==> flow/design.v <==
`timescale 1ns / 1ps
module mux_2x1_rtl(in_0, in_1, select, out);
	input	select;
	input in_0; 
	input in_1;
	output out;
	assign out = (in_0 && ~select) || (in_1 && select);
endmodule
`timescale 1ns / 1ps
module mux_4x1_behavioral(in_0, in_1, in_2, in_3, select, out);
	input in_0;
	input in_1;
	input in_2;
	input in_3;
	input [1:0] select;
	output out;
	reg out;
	always@(select, in_0, in_1, in_2, in_3)
	begin
		case(select)
			2'b00: out = in_0;
			2'b01: out = in_1;
			2'b10: out = in_2;
			2'b11: out = in_3;
		endcase
	end
endmodule
`timescale 1ns / 1ps
module bfa_gl(in_0, in_1, carry_in, result, carry_out);
	input in_0, in_1, carry_in;
	output result, carry_out;
	wire w_xor, w_and_0, w_and_1;
	xor X0(w_xor, in_0, in_1);
	xor X1(result, w_xor, carry_in);
	and A0(w_and_0, w_xor, carry_in);
	and A1(w_and_1, in_0, in_1);
	or O1(carry_out, w_and_0, w_and_1);
endmodule
`timescale 1ns / 1ps
module alu_bitslice(in_a, in_b, in_carry, in_control, out_carry, out_result);
	input in_a, in_b, in_carry;
	input [2:0] in_control;
	wire w_xor_b_c0, w_invert_a, w_and_a_b, w_or_a_b, w_sum, w_2x1;
	output out_result;
	output out_carry;
	xor (w_xor_b_c0, in_b, in_control[0]);
	or  (w_or_a_b, in_a, w_xor_b_c0);
	and (w_and_a_b, in_a, w_xor_b_c0);
	not (w_invert_a, in_a);
	bfa_gl bfa (in_a, w_xor_b_c0, in_carry, w_sum, out_carry);
	mux_2x1_rtl mux_2x1 (w_invert_a, w_xor_b_c0, in_control[0], w_2x1);
	mux_4x1_behavioral mux_4x1 (w_sum, w_or_a_b, w_and_a_b, w_2x1, in_control[2:1], out_result);
endmodule
`timescale 1ns / 1ps
module n_bit_alu(a_in, b_in, control_in, sum_out, carry_out, overflow_out, zero_out);
	parameter n = 8;
	input [7:0] a_in;
	input [7:0] b_in;
	input [2:0] control_in;
	output [7:0] sum_out; 
	output carry_out, overflow_out, zero_out;
	wire [8:0] carry;
	wire is_zero_out;
	and is_zero(is_zero_out, ~sum_out[0], ~sum_out[1], ~sum_out[2], ~sum_out[3], ~sum_out[4], ~sum_out[5], ~sum_out[6], ~sum_out[7]);
	genvar i;
	assign carry_out = carry[n];
	assign overflow_out = carry[n - 1] ^ carry[n];
	assign zero_out = is_zero_out;
	assign carry[0] = control_in[0];
	alu_bitslice adder(a_in[0], b_in[0], carry[0], control_in, carry[1], sum_out[0]); 
	generate 
		for (i = 1; i < n; i = i + 1)
			begin: aluBitGen
				alu_bitslice adder(a_in[i], b_in[i], carry[i], control_in, carry[i+1], sum_out[i]);
			end
	endgenerate
endmodule
`timescale 1ns / 1ps
module acc_cpu(
	input clk,
	input rst,
	output [7:0] imem_addr,
	input [15:0] imem_rdata,
	output reg dmem_req,
	output reg dmem_we,
	output reg [7:0] dmem_addr,
	output [7:0] dmem_wdata,
	input dmem_ack,
	input [7:0] dmem_rdata,
	input [7:0] in_data,
	input in_valid,
	output in_ready,
	output [7:0] out_data,
	output out_valid,
	input out_ready,
	output halted,
	output [7:0] acc,
	output flag_c,
	output flag_z,
	output flag_v
);
parameter S_F0 = 4'd0;    
parameter S_F1 = 4'd1;    
parameter S_DEC = 4'd2;   
parameter S_IND = 4'd3;   
parameter S_MEM = 4'd4;   
parameter S_EX = 4'd5;    
parameter S_ST = 4'd6;    
parameter S_MUL = 4'd7;   
parameter S_DIV = 4'd8;   
parameter S_DIVW = 4'd9;  
parameter S_IN = 4'd10;   
parameter S_OUT = 4'd11;  
parameter S_NX = 4'd12;   
parameter S_HLT = 4'd13;  
reg [3:0] state;
reg [7:0] pc, npc;
reg [15:0] ir;
reg [7:0] ACC;
reg C, Z, V;
reg [7:0] mdata;
reg [7:0] JSRaddrReg;
reg [7:0] InteruptAdrReg;
reg [3:0] HVPIReg;
reg [7:0] MULreg, MULreg2;
reg [7:0] DIVreg;
reg ev_ov, ev_bi, ev_ba;
wire [4:0] op = ir[15:11];
wire [2:0] mode = ir[10:8];
wire [7:0] imm = ir[7:0];
wire is_alu = (op[4:3] == 2'b00);
wire is_ld = (op == 5'b01000);
wire is_st = (op == 5'b01001);
wire is_shl = (op == 5'b01010);
wire is_shr = (op == 5'b01011);
wire is_in = (op == 5'b01100);
wire is_out = (op == 5'b01101);
wire is_hlt = (op == 5'b01110);
wire is_hv = (op == 5'b01111);
wire is_mul = (op == 5'b11000);
wire is_div = (op == 5'b11001);
wire is_br = (op == 5'b11010);
wire is_bz = (op == 5'b11011);
wire is_jsr = (op == 5'b11100);
wire is_rts = (op == 5'b11101);
wire is_rti = (op == 5'b11110);
wire is_bad = (op[4:3] == 2'b10) || (op == 5'b11111);
wire bad_mode = (is_alu || is_ld) && (mode > 3'd2);
reg [7:0] alu_b;
reg [2:0] alu_ctl;
wire [7:0] alu_out;
wire alu_c, alu_v, alu_z;
n_bit_alu ALU(ACC, alu_b, alu_ctl, alu_out, alu_c, alu_v, alu_z);
always @(*) begin
	alu_b = (mode == 3'd0) ? imm : mdata;
	alu_ctl = op[2:0];
	if (state == S_MUL) begin
		alu_b = MULreg2;
		alu_ctl = 3'b000;
	end else if (state == S_DIV) begin
		alu_b = imm;
		alu_ctl = 3'b001;
	end
end
wire ovf_en = (HVPIReg == 4'b0000) || HVPIReg[0];
wire bi_en = (HVPIReg == 4'b0000) || HVPIReg[1];
wire ba_en = (HVPIReg == 4'b0000) || HVPIReg[2];
assign imem_addr = pc;
assign dmem_wdata = ACC;
assign in_ready = (state == S_IN);
assign out_valid = (state == S_OUT);
assign out_data = ACC;
assign halted = (state == S_HLT);
assign acc = ACC;
assign flag_c = C;
assign flag_z = Z;
assign flag_v = V;
always @(posedge clk) begin
	if (rst) begin
		state <= S_F0;
		pc <= 8'd0;
		npc <= 8'd0;
		ir <= 16'd0;
		ACC <= 8'd0;
		C <= 1'b0;
		Z <= 1'b0;
		V <= 1'b0;
		mdata <= 8'd0;
		JSRaddrReg <= 8'd0;
		InteruptAdrReg <= 8'd0;
		HVPIReg <= 4'd0;
		MULreg <= 8'd0;
		MULreg2 <= 8'd0;
		DIVreg <= 8'd0;
		ev_ov <= 1'b0;
		ev_bi <= 1'b0;
		ev_ba <= 1'b0;
		dmem_req <= 1'b0;
		dmem_we <= 1'b0;
		dmem_addr <= 8'd0;
	end else begin
		case (state)
		S_F0: begin
			ev_ov <= 1'b0;
			ev_bi <= 1'b0;
			ev_ba <= 1'b0;
			state <= S_F1;
		end
		S_F1: begin
			ir <= imem_rdata;
			state <= S_DEC;
		end
		S_DEC: begin
			npc <= pc + 8'd1;
			if (bad_mode) begin
				ev_ba <= 1'b1;
				state <= S_NX;
			end else if (is_bad) begin
				ev_bi <= 1'b1;
				state <= S_NX;
			end else if ((is_alu || is_ld) && mode == 3'd1) begin
				dmem_req <= 1'b1;
				dmem_we <= 1'b0;
				dmem_addr <= imm;
				state <= S_MEM;
			end else if ((is_alu || is_ld) && mode == 3'd2) begin
				dmem_req <= 1'b1;
				dmem_we <= 1'b0;
				dmem_addr <= imm;
				state <= S_IND;
			end else if (is_alu || is_ld) begin
				state <= S_EX;
			end else if (is_st) begin
				dmem_req <= 1'b1;
				dmem_we <= 1'b1;
				dmem_addr <= imm;
				state <= S_ST;
			end else if (is_mul) begin
				MULreg <= imm;
				MULreg2 <= ACC;
				state <= S_MUL;
			end else if (is_div) begin
				if (imm == 8'd0) begin
					ACC <= 8'hff;
					state <= S_NX;
				end else begin
					DIVreg <= 8'd0;
					state <= S_DIV;
				end
			end else if (is_in) begin
				state <= S_IN;
			end else if (is_out) begin
				state <= S_OUT;
			end else if (is_hlt) begin
				state <= S_HLT;
			end else begin
				if (is_shl) ACC <= {ACC[6:0], 1'b0};
				if (is_shr) ACC <= {1'b0, ACC[7:1]};
				if (is_hv) HVPIReg <= imm[3:0];
				if (is_br || (is_bz && Z)) npc <= imm;
				if (is_jsr) begin
					JSRaddrReg <= pc + 8'd1;
					npc <= imm;
				end
				if (is_rts) npc <= JSRaddrReg;
				if (is_rti) npc <= InteruptAdrReg;
				state <= S_NX;
			end
		end
		S_IND: begin
			if (dmem_ack) begin
				dmem_req <= 1'b0;
				dmem_addr <= dmem_rdata;
				state <= S_MEM;
			end else if (!dmem_req) begin
				dmem_req <= 1'b1;
			end
		end
		S_MEM: begin
			if (dmem_ack) begin
				dmem_req <= 1'b0;
				mdata <= dmem_rdata;
				state <= S_EX;
			end else begin
				dmem_req <= 1'b1;
			end
		end
		S_EX: begin
			if (is_ld) begin
				ACC <= (mode == 3'd0) ? imm : mdata;
			end else begin
				ACC <= alu_out;
				C <= alu_c;
				Z <= alu_z;
				V <= alu_v;
				ev_ov <= alu_v;
			end
			state <= S_NX;
		end
		S_ST: begin
			if (dmem_ack) begin
				dmem_req <= 1'b0;
				dmem_we <= 1'b0;
				state <= S_NX;
			end
		end
		S_MUL: begin
			ACC <= alu_out;
			MULreg <= MULreg - 8'd1;
			if (MULreg == 8'd2) state <= S_NX;
		end
		S_DIV: begin
			if (alu_c) begin
				ACC <= alu_out;
				DIVreg <= DIVreg + 8'd1;
			end else begin
				state <= S_DIVW;
			end
		end
		S_DIVW: begin
			ACC <= DIVreg;
			state <= S_NX;
		end
		S_IN: begin
			if (in_valid) begin
				ACC <= in_data;
				state <= S_NX;
			end
		end
		S_OUT: begin
			if (out_ready) state <= S_NX;
		end
		S_NX: begin
			if (ev_ov && ovf_en) begin
				InteruptAdrReg <= npc;
				pc <= 8'd100;
			end else if (ev_bi && bi_en) begin
				InteruptAdrReg <= npc;
				pc <= 8'd110;
			end else if (ev_ba && ba_en) begin
				InteruptAdrReg <= npc;
				pc <= 8'd120;
			end else begin
				pc <= npc;
			end
			state <= S_F0;
		end
		S_HLT: begin
		end
		default: state <= S_F0;
		endcase
	end
end
endmodule
Ticket comment

## From RTL to reports: acc_cpu

Module acc_cpu before and after one edit of its RTL, step after step.
"unedited" refers to lines of the RTL above, "edited" to lines of the edited file.
"difference" is "edited" less "unedited", of the values as shown.
Operators carry their Yosys type and port widths (W data, S select, Z words).
Not given: n/a

| set-up | value |
|---|---|
| top | acc_cpu |
| clock port | clk |
| standard-cell library | sky130hd |
| timing corner | tt_025C_1v80 |

## Diff

Unified diff, file above to edited file.
The edit is scripted: it alters the design's behaviour and was not made to optimise anything.

```diff
@@ -346,6 +346,4 @@
 			state <= S_F0;
 		end
-		S_HLT: begin
-		end
 		default: state <= S_F0;
 		endcase
```

## Elaborated design

Yosys after proc, flatten, opt, wreduce and memory -nomap, before mapping. Memory bits, and registers merged into a memory's read port (data or address), are not among the register bits. Print and check cells are not counted. Equal cells are merged and count once.

Storage and ports:

| item | unedited | edited | difference |
|---|---|---|---|
| cells after elaboration | 373 | 372 | -1 |
| bits in registers | 112 | 112 | 0 |
| output and inout bits | 48 | 48 | 0 |
| input bits | 37 | 37 | 0 |

Cells by class:

| item | unedited | edited | difference |
|---|---|---|---|
| add/subtract/negate cells | 3 | 3 | 0 |
| equality and inequality tests | 64 | 64 | 0 |
| magnitude comparators | 1 | 1 | 0 |
| bitwise operators | 94 | 93 | -1 |
| mux-type cells | 120 | 120 | 0 |
| reduce/logical cells | 70 | 70 | 0 |

Operators with widths:

| kind | unedited | edited | difference |
|---|---|---|---|
| $not A1 Y1 | 30 | 29 | -1 |
| $reduce_and A8 Y1 | 3 | 2 | -1 |
| $pmux W4 S12 | 1 | 0 | -1 |
| $pmux W4 S11 | 0 | 1 | +1 |
| $reduce_and A7 Y1 | 0 | 1 | +1 |
| $mux W8 | 65 | 65 | 0 |
| $xor A1 B1 Y1 | 25 | 25 | 0 |
| $and A1 B1 Y1 | 23 | 23 | 0 |
| $logic_and A1 B1 Y1 | 23 | 23 | 0 |
| $ne A2 B2 Y1 const B | 20 | 20 | 0 |
| $mux W1 | 17 | 17 | 0 |
| $or A1 B1 Y1 | 16 | 16 | 0 |
| $logic_or A1 B1 Y1 | 14 | 14 | 0 |
| $mux W4 | 14 | 14 | 0 |
| $eq A5 B4 Y1 const B | 8 | 8 | 0 |
| $eq A5 B5 Y1 const B | 8 | 8 | 0 |
| $pmux W1 S4 | 8 | 8 | 0 |
| $eq A4 B4 Y1 const B | 6 | 6 | 0 |
| $mux W3 | 6 | 6 | 0 |
| $reduce_bool A2 Y1 | 6 | 6 | 0 |
| $reduce_and A2 Y1 | 5 | 5 | 0 |
| $eq A4 B3 Y1 const B | 4 | 4 | 0 |
| $ne A3 B3 Y1 const B | 4 | 4 | 0 |
| $pmux W1 S2 | 4 | 4 | 0 |
| $eq A2 B2 Y1 const B | 3 | 3 | 0 |
| $ne A4 B4 Y1 const B | 3 | 3 | 0 |
| $pmux W8 S2 | 3 | 3 | 0 |
| $reduce_and A6 Y1 | 3 | 3 | 0 |

The list need not be complete.

## Longest topological paths

Depth = most cells in a row (Yosys ltp): at word level without a register or memory, in the mapped netlist without a sequential cell, where the memories' decode and read muxes count.

Depth:

| item | unedited | edited | difference |
|---|---|---|---|
| word-level depth | 25 | 25 | 0 |
| ABC_AREA | 0 | 0 | n/a |
| gate-level depth with buffers | 22 | 21 | -1 |
| gate-level depth less buffers | 19 | 19 | 0 |

## After synthesis

Source: synth_stat.txt of the flow (Yosys; design flattened, memories mapped). It holds for the ABC_AREA given above (unset counts as 0); a run with the other value may have another netlist.

Mapped netlist:

| item | unedited | edited | difference |
|---|---|---|---|
| chip area (Yosys) (um^2) | 7430.9 | 7475.9 | +45.0 |
| flip-flops | 122 | 122 | 0 |
| sequential part of the area (um^2) | 2442.3 | 2442.3 | 0.0 |
| cell count | 912 | 910 | -2 |

Cell types:

| cell | unedited | edited | difference |
|---|---|---|---|
| sky130_fd_sc_hd__a21oi_1 | 69 | 51 | -18 |
| sky130_fd_sc_hd__o21ai_0 | 35 | 53 | +18 |
| sky130_fd_sc_hd__mux2i_1 | 52 | 64 | +12 |
| sky130_fd_sc_hd__nor2_1 | 125 | 116 | -9 |
| sky130_fd_sc_hd__nand2b_1 | 17 | 9 | -8 |
| sky130_fd_sc_hd__a211oi_1 | 15 | 23 | +8 |
| sky130_fd_sc_hd__mux2_2 | 10 | 2 | -8 |
| sky130_fd_sc_hd__nand2_1 | 69 | 62 | -7 |
| sky130_fd_sc_hd__inv_1 | 32 | 39 | +7 |
| sky130_fd_sc_hd__nor3_1 | 24 | 17 | -7 |
| sky130_fd_sc_hd__buf_4 | 26 | 32 | +6 |
| sky130_fd_sc_hd__a31oi_1 | 4 | 10 | +6 |
| sky130_fd_sc_hd__o31ai_1 | 0 | 6 | +6 |
| sky130_fd_sc_hd__xor2_1 | 11 | 6 | -5 |
| sky130_fd_sc_hd__a32oi_1 | 0 | 5 | +5 |
| sky130_fd_sc_hd__and3_1 | 11 | 7 | -4 |
| sky130_fd_sc_hd__or4b_1 | 4 | 0 | -4 |
| sky130_fd_sc_hd__nor4_1 | 2 | 6 | +4 |

The list need not be complete.
By module: a second synthesis without flattening, with its own total; a netlist apart from the flattened one above.

Unflattened totals:

| item | unedited | edited | difference |
|---|---|---|---|
| cells (unflattened synthesis) | 883 | 895 | +12 |
| area total of the unflattened synthesis (um^2) | 7404.6 | 7347.0 | -57.6 |

Each row is one instance without its submodules.

Modules, unedited:

| module | area (um^2) | times used | sequential area (um^2) | cells |
|---|---|---|---|---|
| acc_cpu | 6716.4 | 1 | 2442.3 | 823 |
| alu_bitslice | 25.0 | 8 | 0.0 | 4 |
| mux_4x1_behavioral | 22.5 | 8 | 0.0 | 1 |
| bfa_gl | 20.0 | 8 | 0.0 | 1 |
| mux_2x1_rtl | 15.0 | 8 | 0.0 | 1 |
| n_bit_alu | 27.5 | 1 | 0.0 | 4 |

Modules, edited:

| module | area (um^2) | times used | sequential area (um^2) | cells |
|---|---|---|---|---|
| acc_cpu | 6658.9 | 1 | 2442.3 | 835 |
| alu_bitslice | 25.0 | 8 | 0.0 | 4 |
| mux_4x1_behavioral | 22.5 | 8 | 0.0 | 1 |
| bfa_gl | 20.0 | 8 | 0.0 | 1 |
| mux_2x1_rtl | 15.0 | 8 | 0.0 | 1 |
| n_bit_alu | 27.5 | 1 | 0.0 | 4 |

## Worst setup path after synthesis

OpenSTA on the mapped netlist: ideal clock, no wires. The path of least setup slack (recovery checks aside). Input and output delay are each 20% of the period. Register names are those of the netlist, which keeps one name where synthesis merged equal registers.

Timing path after synthesis:

| item | unedited | edited | difference |
|---|---|---|---|
| path kind | register to register | register to register | n/a |
| start | reg ir[10] | reg ir[8] | n/a |
| end | reg ACC[4] | reg ACC[7] | n/a |
| setup slack (ns) | 1.525 | 1.399 | -0.126 |
| driving pins on the path | 23 | 20 | -3 |
| path buffers | 4 | 2 | -2 |
| clock period (ns) | 7.0 | 7.0 | 0.0 |
| library setup time (ns) | 0.137 | 0.091 | -0.046 |
| path delay (ns) | 5.474 | 5.601 | +0.127 |
| arrival time (ns) | 5.337 | 5.510 | +0.173 |
| required time (ns) | 6.863 | 6.909 | +0.046 |
| period reached after synthesis (ns) | 5.475 | 5.601 | +0.126 |

"path delay" is the arrival time less input delay plus setup time.
"driving pins on the path" counts driving pins, that of a launching flip-flop among them; a cell with two outputs on the path counts twice.
"period reached after synthesis" is the clock period less the worst setup slack; recovery checks do not enter. This is arithmetic on one report: input and output delays are still those of the set period (20% each).
Between the ends stands the longest chain of elaborated cells between them, by number of cells; it is not shown to be the way that was timed. Of several equally long chains one is given.
Each line given opens the expression or statement behind the cell; cells for indexed reads and writes are added by Yosys, which also makes memories of some case tables.
A register here has more assigning lines than the two given.

| between the ends, after synthesis, unedited | value |
|---|---|
| path through | sky130_fd_sc_hd__dfxtp_1 sky130_fd_sc_hd__buf_6 sky130_fd_sc_hd__or3_4 sky130_fd_sc_hd__buf_6 sky130_fd_sc_hd__mux2i_1 sky130_fd_sc_hd__xnor2_1 sky130_fd_sc_hd__nor2_1 sky130_fd_sc_hd__a21oi_1 sky130_fd_sc_hd__mux2_2 sky130_fd_sc_hd__fa_1 sky130_fd_sc_hd__fa_1 sky130_fd_sc_hd__fa_1 sky130_fd_sc_hd__fa_1 sky130_fd_sc_hd__fa_1 sky130_fd_sc_hd__fa_1 sky130_fd_sc_hd__inv_1 sky130_fd_sc_hd__fa_1 sky130_fd_sc_hd__a21oi_1 sky130_fd_sc_hd__and3_1 sky130_fd_sc_hd__buf_4 sky130_fd_sc_hd__buf_6 sky130_fd_sc_hd__nor2_1 sky130_fd_sc_hd__a211oi_2 |
| cells in the longest elaborated chain | 24 |
| elaborated cells between the ends (all ways) | 67 |
| classes of those cells | compare (1); eq/ne (6); mux (11); logic (42); reduce/logical (7) |

RTL lines, path after synthesis, unedited:

| item | line | RTL |
|---|---|---|
| from (decl) | 118 | `reg [15:0] ir;` |
| from (assign) | 183 | `ir <= 16'd0;` |
| from (assign) | 210 | `ir <= imem_rdata;` |
| $logic_not A3 Y1 | 155 | `alu_b = (mode == 3'd0) ? imm : mdata;` |
| $mux W8 | 155 |  |
| $mux W8 | 160 | `end else if (state == S_DIV) begin` |
| $mux W8 | 157 | `if (state == S_MUL) begin` |
| $xor A1 B1 Y1 | 46 | `xor (w_xor_b_c0, in_b, in_control[0]);` |
| $xor A1 B1 Y1 | 33 | `xor X0(w_xor, in_0, in_1);` |
| $and A1 B1 Y1 | 35 | `and A0(w_and_0, w_xor, carry_in);` |
| (+10 left out) | n/a |  |
| $or A1 B1 Y1 | 37 | `or O1(carry_out, w_and_0, w_and_1);` |
| $and A1 B1 Y1 | 35 |  |
| $or A1 B1 Y1 | 37 |  |
| $and A1 B1 Y1 | 35 |  |
| $or A1 B1 Y1 | 37 |  |
| $mux W8 | 313 | `if (alu_c) begin` |
| $pmux W8 S6 | 202 | `case (state)` |
| to (assign) | 257 | `if (is_shl) ACC <= {ACC[6:0], 1'b0};` |
| to (assign) | 258 | `if (is_shr) ACC <= {1'b0, ACC[7:1]};` |
| to (decl) | 119 | `reg [7:0] ACC;` |

| between the ends, after synthesis, edited | value |
|---|---|
| path through | sky130_fd_sc_hd__dfxtp_1 sky130_fd_sc_hd__buf_6 sky130_fd_sc_hd__or3_1 sky130_fd_sc_hd__clkbuf_1 sky130_fd_sc_hd__mux2i_1 sky130_fd_sc_hd__o21ai_0 sky130_fd_sc_hd__o21ai_0 sky130_fd_sc_hd__o21ai_0 sky130_fd_sc_hd__fa_1 sky130_fd_sc_hd__fa_1 sky130_fd_sc_hd__fa_1 sky130_fd_sc_hd__fa_1 sky130_fd_sc_hd__fa_1 sky130_fd_sc_hd__fa_1 sky130_fd_sc_hd__inv_1 sky130_fd_sc_hd__fa_1 sky130_fd_sc_hd__a2bb2oi_1 sky130_fd_sc_hd__o2111a_1 sky130_fd_sc_hd__o21ai_0 sky130_fd_sc_hd__a311oi_1 |
| cells in the longest elaborated chain | 24 |
| elaborated cells between the ends (all ways) | 67 |
| classes of those cells | compare (1); eq/ne (6); mux (11); logic (42); reduce/logical (7) |

RTL lines, path after synthesis, edited:

| item | line | RTL |
|---|---|---|
| from (decl) | 118 | `reg [15:0] ir;` |
| from (assign) | 183 | `ir <= 16'd0;` |
| from (assign) | 210 | `ir <= imem_rdata;` |
| $logic_not A3 Y1 | 155 | `alu_b = (mode == 3'd0) ? imm : mdata;` |
| $mux W8 | 155 |  |
| $mux W8 | 160 | `end else if (state == S_DIV) begin` |
| $mux W8 | 157 | `if (state == S_MUL) begin` |
| $xor A1 B1 Y1 | 46 | `xor (w_xor_b_c0, in_b, in_control[0]);` |
| $xor A1 B1 Y1 | 33 | `xor X0(w_xor, in_0, in_1);` |
| $and A1 B1 Y1 | 35 | `and A0(w_and_0, w_xor, carry_in);` |
| (+10 left out) | n/a |  |
| $or A1 B1 Y1 | 37 | `or O1(carry_out, w_and_0, w_and_1);` |
| $and A1 B1 Y1 | 35 |  |
| $or A1 B1 Y1 | 37 |  |
| $xor A1 B1 Y1 | 34 | `xor X1(result, w_xor, carry_in);` |
| $pmux W1 S4 | 20 | `case(select)` |
| $mux W8 | 313 | `if (alu_c) begin` |
| $pmux W8 S6 | 202 | `case (state)` |
| to (assign) | 257 | `if (is_shl) ACC <= {ACC[6:0], 1'b0};` |
| to (assign) | 258 | `if (is_shr) ACC <= {1'b0, ACC[7:1]};` |
| to (decl) | 119 | `reg [7:0] ACC;` |

## Path in the finished layout

From the final timing report of the runs of pair A: the path of least setup slack in the routed layout; clock arrival at registers is part of the times.

Timing path after layout:

| item | unedited | edited | difference |
|---|---|---|---|
| path kind | register to register | register to register | n/a |
| start | reg ir[8] | reg ir[8] | n/a |
| end | reg ACC[7] | reg ACC[7] | n/a |
| library setup time (ns) | 0.08 | 0.09 | +0.01 |
| driving pins on the path | 17 | 18 | +1 |
| required time (ns) | 6.32 | 6.31 | -0.01 |
| clock period (ns) | 5.98 | 5.98 | 0.00 |
| setup slack (ns) | 0.24 | 0.34 | +0.10 |
| arrival time (ns) | 6.08 | 5.97 | -0.11 |
| path buffers | 0 | 0 | 0 |

Between the ends stands the longest chain of elaborated cells between them, by number of cells; it is not shown to be the way that was timed. Of several equally long chains one is given.
A register here has more assigning lines than the two given.

| between the ends, after layout, unedited | value |
|---|---|
| path through | sky130_fd_sc_hd__dfxtp_1 sky130_fd_sc_hd__or3_4 sky130_fd_sc_hd__a311oi_4 sky130_fd_sc_hd__o21ai_0 sky130_fd_sc_hd__mux2_2 sky130_fd_sc_hd__fa_1 sky130_fd_sc_hd__fa_1 sky130_fd_sc_hd__fa_1 sky130_fd_sc_hd__fa_1 sky130_fd_sc_hd__fa_1 sky130_fd_sc_hd__fa_1 sky130_fd_sc_hd__inv_1 sky130_fd_sc_hd__fa_1 sky130_fd_sc_hd__a21oi_1 sky130_fd_sc_hd__and3_1 sky130_fd_sc_hd__and4_1 sky130_fd_sc_hd__nor3_1 |
| cells in the longest elaborated chain | 24 |
| elaborated cells between the ends (all ways) | 67 |
| classes of those cells | compare (1); eq/ne (6); mux (11); logic (42); reduce/logical (7) |

RTL lines, path after layout, unedited:

| item | line | RTL |
|---|---|---|
| from (decl) | 118 | `reg [15:0] ir;` |
| from (assign) | 183 | `ir <= 16'd0;` |
| from (assign) | 210 | `ir <= imem_rdata;` |
| $logic_not A3 Y1 | 155 | `alu_b = (mode == 3'd0) ? imm : mdata;` |
| $mux W8 | 155 |  |
| $mux W8 | 160 | `end else if (state == S_DIV) begin` |
| $mux W8 | 157 | `if (state == S_MUL) begin` |
| $xor A1 B1 Y1 | 46 | `xor (w_xor_b_c0, in_b, in_control[0]);` |
| $xor A1 B1 Y1 | 33 | `xor X0(w_xor, in_0, in_1);` |
| $and A1 B1 Y1 | 35 | `and A0(w_and_0, w_xor, carry_in);` |
| (+10 left out) | n/a |  |
| $or A1 B1 Y1 | 37 | `or O1(carry_out, w_and_0, w_and_1);` |
| $and A1 B1 Y1 | 35 |  |
| $or A1 B1 Y1 | 37 |  |
| $xor A1 B1 Y1 | 34 | `xor X1(result, w_xor, carry_in);` |
| $pmux W1 S4 | 20 | `case(select)` |
| $mux W8 | 313 | `if (alu_c) begin` |
| $pmux W8 S6 | 202 | `case (state)` |
| to (assign) | 257 | `if (is_shl) ACC <= {ACC[6:0], 1'b0};` |
| to (assign) | 258 | `if (is_shr) ACC <= {1'b0, ACC[7:1]};` |
| to (decl) | 119 | `reg [7:0] ACC;` |

| between the ends, after layout, edited | value |
|---|---|
| path through | sky130_fd_sc_hd__dfxtp_1 sky130_fd_sc_hd__or3_1 sky130_fd_sc_hd__mux2i_1 sky130_fd_sc_hd__o21ai_0 sky130_fd_sc_hd__o21ai_0 sky130_fd_sc_hd__o21ai_0 sky130_fd_sc_hd__fa_1 sky130_fd_sc_hd__fa_1 sky130_fd_sc_hd__fa_1 sky130_fd_sc_hd__fa_1 sky130_fd_sc_hd__fa_1 sky130_fd_sc_hd__fa_1 sky130_fd_sc_hd__inv_1 sky130_fd_sc_hd__fa_1 sky130_fd_sc_hd__a2bb2oi_1 sky130_fd_sc_hd__o2111a_1 sky130_fd_sc_hd__o21ai_0 sky130_fd_sc_hd__a311oi_1 |
| cells in the longest elaborated chain | 24 |
| elaborated cells between the ends (all ways) | 67 |
| classes of those cells | compare (1); eq/ne (6); mux (11); logic (42); reduce/logical (7) |

RTL lines, path after layout, edited:

| item | line | RTL |
|---|---|---|
| from (decl) | 118 | `reg [15:0] ir;` |
| from (assign) | 183 | `ir <= 16'd0;` |
| from (assign) | 210 | `ir <= imem_rdata;` |
| $logic_not A3 Y1 | 155 | `alu_b = (mode == 3'd0) ? imm : mdata;` |
| $mux W8 | 155 |  |
| $mux W8 | 160 | `end else if (state == S_DIV) begin` |
| $mux W8 | 157 | `if (state == S_MUL) begin` |
| $xor A1 B1 Y1 | 46 | `xor (w_xor_b_c0, in_b, in_control[0]);` |
| $xor A1 B1 Y1 | 33 | `xor X0(w_xor, in_0, in_1);` |
| $and A1 B1 Y1 | 35 | `and A0(w_and_0, w_xor, carry_in);` |
| (+10 left out) | n/a |  |
| $or A1 B1 Y1 | 37 | `or O1(carry_out, w_and_0, w_and_1);` |
| $and A1 B1 Y1 | 35 |  |
| $or A1 B1 Y1 | 37 |  |
| $xor A1 B1 Y1 | 34 | `xor X1(result, w_xor, carry_in);` |
| $pmux W1 S4 | 20 | `case(select)` |
| $mux W8 | 313 | `if (alu_c) begin` |
| $pmux W8 S6 | 202 | `case (state)` |
| to (assign) | 257 | `if (is_shl) ACC <= {ACC[6:0], 1'b0};` |
| to (assign) | 258 | `if (is_shr) ACC <= {1'b0, ACC[7:1]};` |
| to (decl) | 119 | `reg [7:0] ACC;` |

## Layout results

Runs of the flow (Yosys, OpenROAD) on both versions; the two runs of a pair have the same settings. The constraints put input and output delay at 20% of the set period each and load the outputs with 0.01 pF.

| flow settings, pair A | value |
|---|---|
| CORE_UTILIZATION | 40 |
| PLACE_DENSITY | 0.6 |
| period_ns | 5.98 |
| CAP_MARGIN | 20 |
| CORE_MARGIN | 2 |
| SLEW_MARGIN | 20 |

Final reports, pair A:

| item | unedited | edited | difference |
|---|---|---|---|
| lowest setup slack (ns) | 0.240 | 0.337 | +0.097 |
| final worst hold slack (ns) | 0.458 | 0.444 | -0.014 |
| mapped cell area after synthesis (um^2) | 7430.9 | 7475.9 | +45.0 |
| clock period reached (ns) | 5.740 | 5.643 | -0.097 |
| die size (um^2) | 19684.1 | 19799.3 | +115.2 |
| post-route utilization (%) | 48.7 | 49.1 | +0.4 |
| total power of the final layout (mW) | 2.093 | 2.228 | +0.135 |

| flow settings, pair B | value |
|---|---|
| ABC_AREA | 0 |
| CAP_MARGIN | 15 |
| CORE_ASPECT_RATIO | 1.41 |
| CORE_MARGIN | 7 |
| CORE_UTILIZATION | 26 |
| CTS_CLUSTER_SIZE | 59 |
| GPL_TIMING_DRIVEN | 0 |
| MAX_ROUTING_LAYER | met4 |
| MIN_ROUTING_LAYER | met1 |
| PLACE_DENSITY_LB_ADDON | 0.1 |
| period_ns | 10.7 |
| SLEW_MARGIN | 20 |

Final reports, pair B:

| item | unedited | edited | difference |
|---|---|---|---|
| lowest setup slack (ns) | 4.347 | 3.828 | -0.519 |
| final worst hold slack (ns) | 0.480 | 0.494 | +0.014 |
| mapped cell area after synthesis (um^2) | 7430.9 | 7475.9 | +45.0 |
| clock period reached (ns) | 6.353 | 6.872 | +0.519 |
| die size (um^2) | 33579.7 | 33766.9 | +187.2 |
| post-route utilization (%) | 33.2 | 33.3 | +0.1 |
| total power of the final layout (mW) | 1.249 | 1.274 | +0.025 |

"clock period reached" means the clock period less the worst setup slack. The figure is calculated, with input and output delays left at 20% of the set period.
"total power of the final layout": no workload was simulated; the value follows from the tool's default switching activity.
